==> flow/design.v <==
module ieee754multiplier (
    input logic clk, rst_n,
    input logic [31:0] a_i,
    input logic [31:0] b_i,
    input logic start_i,
    output logic done_o,
    output logic nan_o,
    output logic inifinit_o,
    output logic overflow_o,
    output logic underflow_o,
    output logic [31:0] product_o
);
typedef enum logic[1:0] {
    INITIAL_STATE = 2'b00,
    MULTIPLY_STEP = 2'b01,
    RESULT_VERIFICATION_STEP = 2'b10,
    DONE = 2'b11
} MULTIPLIER_FSM_STATE;
MULTIPLIER_FSM_STATE current_state;
logic [31:0] a_r, b_r;  
logic signal_a, signal_b;
logic [7:0] exponent_a, exponent_b;
logic [23:0] mantissa_a, mantissa_b;  
logic [47:0] mantissa_temp;
logic [9:0] exponent_temp;
logic [31:0] product_r;      
logic [1:0]  exponent_hi_r;  
always_comb begin : MULTIPLIER_COMB_BLOCK
    signal_a = a_r[31];  
    signal_b = b_r[31];  
    exponent_a = a_r[30:23];  
    exponent_b = b_r[30:23];  
    mantissa_a[23] = 1;
    mantissa_a[22:0] = a_r[22:0];   
    mantissa_b[23] = 1;
    mantissa_b[22:0] = b_r[22:0];   
    if (mantissa_a[22-:23] == 0 || mantissa_b[22-:23] == 0) begin  
        mantissa_temp = 0;  
        exponent_temp = 0;  
    end else begin
        mantissa_temp = mantissa_a * mantissa_b;  
        exponent_temp = exponent_a + exponent_b - 127;  
        if (mantissa_temp[47] == 1) begin  
            mantissa_temp = mantissa_temp >> 1;  
            exponent_temp = exponent_temp + 1;  
        end
    end
end
always_ff @(posedge clk, negedge rst_n) begin : MULTIPLIER_FF_BLOCK
    if(!rst_n) begin
        current_state <= INITIAL_STATE;
        a_r <= 32'b0;
        b_r <= 32'b0;
        product_r <= 32'b0;
        exponent_hi_r <= 2'b0;
        done_o <= 1'b0;
        nan_o <= 1'b0;
        inifinit_o <= 1'b0;
        overflow_o <= 1'b0;
        underflow_o <= 1'b0;
        product_o <= 32'b0;
    end else begin
        case (current_state)
            INITIAL_STATE, DONE: begin
                done_o <= 1'b0;
                if (start_i) begin
                    a_r <= a_i;
                    b_r <= b_i;
                    current_state <= MULTIPLY_STEP;
                end else begin
                    current_state <= INITIAL_STATE;
                end
            end
            MULTIPLY_STEP: begin
                product_r[31] <= signal_a ^ signal_b;  
                product_r[30:23] <= exponent_temp[7:0];  
                product_r[22:0] <= mantissa_temp[45:23];  
                exponent_hi_r <= exponent_temp[9:8];
                current_state <= RESULT_VERIFICATION_STEP;
            end
            RESULT_VERIFICATION_STEP: begin
                nan_o <= 1'b0;
                inifinit_o <= 1'b0;
                overflow_o <= 1'b0;
                underflow_o <= 1'b0;
                product_o <= product_r;
                if (product_r[30:23] == 8'hFF && product_r[22:0] != 23'b00) begin
                    nan_o <= 1'b1;
                    product_o <= 32'b00;
                end else if (product_r[30:23] == 8'b11111111 && product_r[22:0] == 23'b0) begin
                    inifinit_o <= 1'b1;
                end else if (exponent_hi_r[0] == 1'b1 || exponent_hi_r[1] == 1'b1) begin
                    overflow_o <= 1'b1;
                    product_o <= 32'h7FFFFFFF;
                end else if (product_r[30:23] == 8'b00000000) begin
                    underflow_o <= 1'b1;
                    product_o <= 32'b00;
                end
                done_o <= 1'b1;
                current_state <= DONE;
            end
        endcase
    end
end
endmodule
Appendix: tool output

* From RTL to reports: ieee754multiplier
Tool output for the design above before and after an edit, in the order of the flow.
Lines under "original" count in the file above, lines under "edited" in the edited file.
"change" is "edited" less "original", of the values as shown.
Library cell names are shortened.
The mark n/a stands for no value.
- Design top :: ieee754multiplier
- Clock :: clk
- Library :: sky130hd
- Library corner :: tt_025C_1v80

* The edit
Unified diff, file above to edited file.
This change comes from a script, not from a designer. No optimisation was intended, and the edited design may behave differently.
#+begin_src diff
@@ -9,5 +9,5 @@
     output logic overflow_o,
     output logic underflow_o,
-    output logic [31:0] product_o
+    output logic [23:0] product_o
 );
 typedef enum logic[1:0] {
#+end_src

* Word-level counts
Source: Yosys, flattened and elaborated, memories not mapped. Widths are those after wreduce. Registers that Yosys merges into a memory's read port (data or address) are not register bits. Print and check cells do not count. Equal cells are merged and count once.
** Storage and ports
- register bits after elaboration :: original 137, edited 126, change -11
- input bits :: original 67, edited 67, change 0
- output and inout bits :: original 37, edited 29, change -8
- elaborated cells :: original 56, edited 54, change -2
** Operators by class
- $add $sub $neg :: original 3, edited 3, change 0
- multipliers :: original 1, edited 1, change 0
- equal/unequal tests :: original 4, edited 4, change 0
- muxes and demuxes :: original 21, edited 21, change 0
- bitwise gates (word level) :: original 1, edited 0, change -1
- reductions and logical operators :: original 13, edited 13, change 0
** Operators with widths
- 2-to-1 mux 32 bit :: original 4, edited 0, change -4
- 2-to-1 mux 24 bit :: original 0, edited 4, change +4
- bitwise XOR 1 bit :: original 1, edited 0, change -1
Unchanged operator kinds not shown: 21.

* Logic depth
Longest topological path by Yosys (ltp), each cell counted once; first at word level (registers and memories cut), then after technology mapping (sequential cells cut; the memories' decode and read muxes count).
** Depth
- depth after elaboration :: original 5, edited 5, change 0
- ABC_AREA :: original 0, edited 0
- gate-level depth with buffers :: original 29, edited 30, change +1
- gate-level depth less buffers :: original 25, edited 26, change +1

* Netlist
Source: synth_stat.txt of the flow (Yosys; design flattened, memories mapped). It holds for the ABC_AREA given above (unset counts as 0); a run with the other value may have another netlist.
** Synthesis totals
- cells in the netlist :: original 2692, edited 2613, change -79
- mapped area (µm²) :: original 24766.3, edited 24324.6, change -441.7
- flip-flops :: original 139, edited 128, change -11
- buffer cells :: original 132, edited 125, change -7
** Cell types
- inv_1 :: original 661, edited 628, change -33
- o22ai_1 :: original 56, edited 26, change -30
- o2bb2ai_1 :: original 0, edited 29, change +29
- a21o_1 :: original 8, edited 30, change +22
- dfrtp_1 :: original 138, edited 127, change -11
- nor2_1 :: original 105, edited 94, change -11
- nand2_1 :: original 313, edited 303, change -10
- o221ai_1 :: original 11, edited 1, change -10
- nand2b_1 :: original 14, edited 5, change -9
- o21ai_0 :: original 30, edited 23, change -7
- o21bai_1 :: original 4, edited 11, change +7
- a21oi_1 :: original 46, edited 52, change +6
- nand3_1 :: original 13, edited 8, change -5
- nor4_1 :: original 21, edited 17, change -4
- nor3_1 :: original 19, edited 15, change -4
- nand4_1 :: original 12, edited 16, change +4
- buf_4 :: original 6, edited 2, change -4
- a221o_1 :: original 1, edited 5, change +4
Unchanged cell types not shown: 11.
The list need not be complete.

* Timing after synthesis
OpenSTA on the mapped netlist: ideal clock, no wires. The path of least setup slack (recovery checks aside). Input and output delay are each 20% of the period. Register names are those of the netlist, which keeps one name where synthesis merged equal registers.
** Timing after synthesis
- kind :: original register -> register, edited register -> register
- start :: original register b_r[3], edited register b_r[3]
- end :: original register (name not given), edited register (name not given)
- clock period (ps) :: original 9000, edited 9000, change 0
- arrival time (ps) :: original 6910, edited 6736, change -174
- required time (ps) :: original 8908, edited 8868, change -40
- setup slack (ps) :: original 1997, edited 2133, change +136
- delay of the path (ps) :: original 7002, edited 6868, change -134
- stages :: original 28, edited 29, change +1
- synthesis period reached (ps) :: original 7003, edited 6867, change -136
"delay of the path" is the arrival time less input delay plus setup time.
"stages": output pins that drive a net of the path, with the launching flip-flop's if there is one; two outputs of one cell count as two.
"synthesis period reached" = period - worst setup slack (recovery checks aside). The figure is calculated, with input and output delays left at 20% of the set period.
The rows between start and end are the longest chain of elaborated cells between them; the timing report does not say that the signal goes this way. Where chains are equally long, one stands for them.
Each line given opens the expression or statement behind the cell; cells for indexed reads and writes are added by Yosys, which also makes memories of some case tables.
Between the ends, after synthesis, original:
- Cells stage by stage :: dfrtp_1 clkbuf_1 clkbuf_1 nand2_1 fa_1 inv_1 fa_1 inv_1 fa_1 inv_1 fa_1 inv_1 fa_1 inv_1 fa_1 inv_1 fa_1 inv_1 ha_1 nand4_2 nor4_2 o311ai_1 a21oi_2 o21ai_2 o31a_1 or3_1 a211o_1 o221ai_1
- Length of the longest elaborated chain :: 3
- Elaborated cells on any way between the ends :: 5
- Source lines of those cells :: 3
** Ends and longest elaborated chain, after synthesis, original
- start: declaration :: line 20 : logic [31:0] a_r, b_r;
- start: assignment :: line 53 : b_r <= 32'b0;
- start: assignment :: line 68 : b_r <= b_i;
- multiplier 24 x 24 -> 48 bit :: line 41 : mantissa_temp = mantissa_a * mantissa_b;
- 2-to-1 mux 46 bit :: line 43 : if (mantissa_temp[47] == 1) begin
- 2-to-1 mux 46 bit :: line 37 : if (mantissa_a[22-:23] == 0 || mantissa_b[22-:23] == 0) begin
- end: assignment :: line 54
- end: assignment :: line 77
- end: declaration :: line 26
Between the ends, after synthesis, edited:
- Cells stage by stage :: dfrtp_1 clkbuf_1 clkbuf_1 nand2_1 fa_1 inv_1 fa_1 inv_1 fa_1 inv_1 fa_1 inv_1 fa_1 inv_1 fa_1 inv_1 fa_1 inv_1 ha_1 nand3_2 nor4_2 a2bb2oi_2 o21ai_2 o31ai_4 xnor2_2 buf_6 buf_4 mux2i_1 o2bb2ai_1
- Length of the longest elaborated chain :: 3
- Elaborated cells on any way between the ends :: 5
- Source lines of those cells :: 3
** Ends and longest elaborated chain, after synthesis, edited
- start: assignment :: line 53 : b_r <= 32'b0;
- start: assignment :: line 68 : b_r <= b_i;
- multiplier 24 x 24 -> 48 bit :: line 41 : mantissa_temp = mantissa_a * mantissa_b;
- 2-to-1 mux 46 bit :: line 43 : if (mantissa_temp[47] == 1) begin
- 2-to-1 mux 46 bit :: line 37 : if (mantissa_a[22-:23] == 0 || mantissa_b[22-:23] == 0) begin
- end: assignment :: line 54
- end: assignment :: line 77

* Timing after layout
From the final timing report of the runs of pair 1: the path of least setup slack in the routed layout; clock arrival at registers is part of the times.
The path's times are printed in steps of 10 ps; the period is the one set.
** Timing post-layout
- kind :: original register -> register, edited register -> register
- start :: original register b_r[9], edited register b_r[9]
- end :: original register (name not given), edited register (name not given)
- clock period (ps) :: original 9000, edited 9000, change 0
- arrival time (ps) :: original 8470, edited 8290, change -180
- required time (ps) :: original 9280, edited 9320, change +40
- setup slack (ps) :: original 800, edited 1020, change +220
- stages :: original 24, edited 26, change +2
The rows between start and end are the longest chain of elaborated cells between them; the timing report does not say that the signal goes this way. Where chains are equally long, one stands for them.
Between the ends, post-layout, original:
- Cells stage by stage :: dfrtp_1 nand2_1 fa_1 fa_1 inv_1 fa_1 inv_1 fa_1 inv_1 fa_1 fa_1 inv_1 fa_1 inv_1 ha_1 nand4_2 nor4_1 o2111ai_1 nand4_1 a41o_1 a22o_1 buf_4 mux2i_1 o22ai_1
- Length of the longest elaborated chain :: 3
- Elaborated cells on any way between the ends :: 5
- Source lines of those cells :: 3
** Ends and longest elaborated chain, post-layout, original
- start: declaration :: line 20 : logic [31:0] a_r, b_r;
- start: assignment :: line 53 : b_r <= 32'b0;
- start: assignment :: line 68 : b_r <= b_i;
- multiplier 24 x 24 -> 48 bit :: line 41 : mantissa_temp = mantissa_a * mantissa_b;
- 2-to-1 mux 46 bit :: line 43 : if (mantissa_temp[47] == 1) begin
- 2-to-1 mux 46 bit :: line 37 : if (mantissa_a[22-:23] == 0 || mantissa_b[22-:23] == 0) begin
- end: assignment :: line 54
- end: assignment :: line 77
- end: declaration :: line 26
Between the ends, post-layout, edited:
- Cells stage by stage :: dfrtp_1 buf_4 nand2_1 fa_1 inv_1 fa_1 inv_1 fa_1 inv_1 fa_1 fa_1 fa_1 inv_1 fa_1 inv_1 ha_1 nand4_1 nor2_1 o211ai_1 a31oi_1 o31ai_2 a21boi_0 mux2i_1 a21oi_1 a21oi_1 o2bb2ai_1
- Length of the longest elaborated chain :: 3
- Elaborated cells on any way between the ends :: 5
- Source lines of those cells :: 3
** Ends and longest elaborated chain, post-layout, edited
- start: assignment :: line 53 : b_r <= 32'b0;
- start: assignment :: line 68 : b_r <= b_i;
- multiplier 24 x 24 -> 48 bit :: line 41 : mantissa_temp = mantissa_a * mantissa_b;
- 2-to-1 mux 46 bit :: line 43 : if (mantissa_temp[47] == 1) begin
- 2-to-1 mux 46 bit :: line 37 : if (mantissa_a[22-:23] == 0 || mantissa_b[22-:23] == 0) begin
- end: assignment :: line 54
- end: assignment :: line 77

* Flow runs
Runs of the flow (Yosys, OpenROAD) on both versions; the two runs of a pair have the same settings. The constraints put input and output delay at 20% of the set period each and load the outputs with 0.01 pF.
Settings, pair 1:
- CORE_UTILIZATION :: 50
- period_ns :: 9.0
- CAP_MARGIN :: 20
- CORE_MARGIN :: 2
- SLEW_MARGIN :: 20
** Measured results, pair 1
- post-synthesis cell area (µm²) :: original 24766.3, edited 24324.6, change -441.7
- die area (µm²) :: original 51329.4, edited 50429.4, change -900.0
- area of the standard cells in the finished layout (µm²) :: original 27104.7, edited 26588.0, change -516.7
- post-route utilization (%) :: original 55.4, edited 55.6, change +0.2
- worst setup slack after layout (ps) :: original 803, edited 1024, change +221
- total negative slack on setup checks (ps) :: original 0, edited 0, change 0
- worst hold slack in the final report (ps) :: original 481, edited 450, change -31
- period reached (ps) :: original 8197, edited 7976, change -221
Settings, pair 2:
- CAP_MARGIN :: 10
- CORE_UTILIZATION :: 27
- HOLD_SLACK_MARGIN :: 0.13
- MAX_ROUTING_LAYER :: met5
- MIN_ROUTING_LAYER :: met1
- PLACE_DENSITY_LB_ADDON :: 0.11
- SETUP_SLACK_MARGIN :: 1.22
- TNS_END_PERCENT :: 25
- period_ns :: 7.04
- CORE_MARGIN :: 2
- SLEW_MARGIN :: 20
** Measured results, pair 2
- post-synthesis cell area (µm²) :: original 24766.3, edited 24324.6, change -441.7
- die area (µm²) :: original 94166.1, edited 92507.2, change -1658.9
- area of the standard cells in the finished layout (µm²) :: original 30654.4, edited 30543.0, change -111.4
- post-route utilization (%) :: original 33.6, edited 34.1, change +0.5
- worst setup slack after layout (ps) :: original -171, edited -19, change +152
- total negative slack on setup checks (ps) :: original -362, edited -31, change +331
- worst hold slack in the final report (ps) :: original 488, edited 476, change -12
- period reached (ps) :: original 7211, edited 7059, change -152
By "period reached" is meant the clock period of the run minus its worst setup slack. This is arithmetic on one report: input and output delays are still those of the set period (20% each).
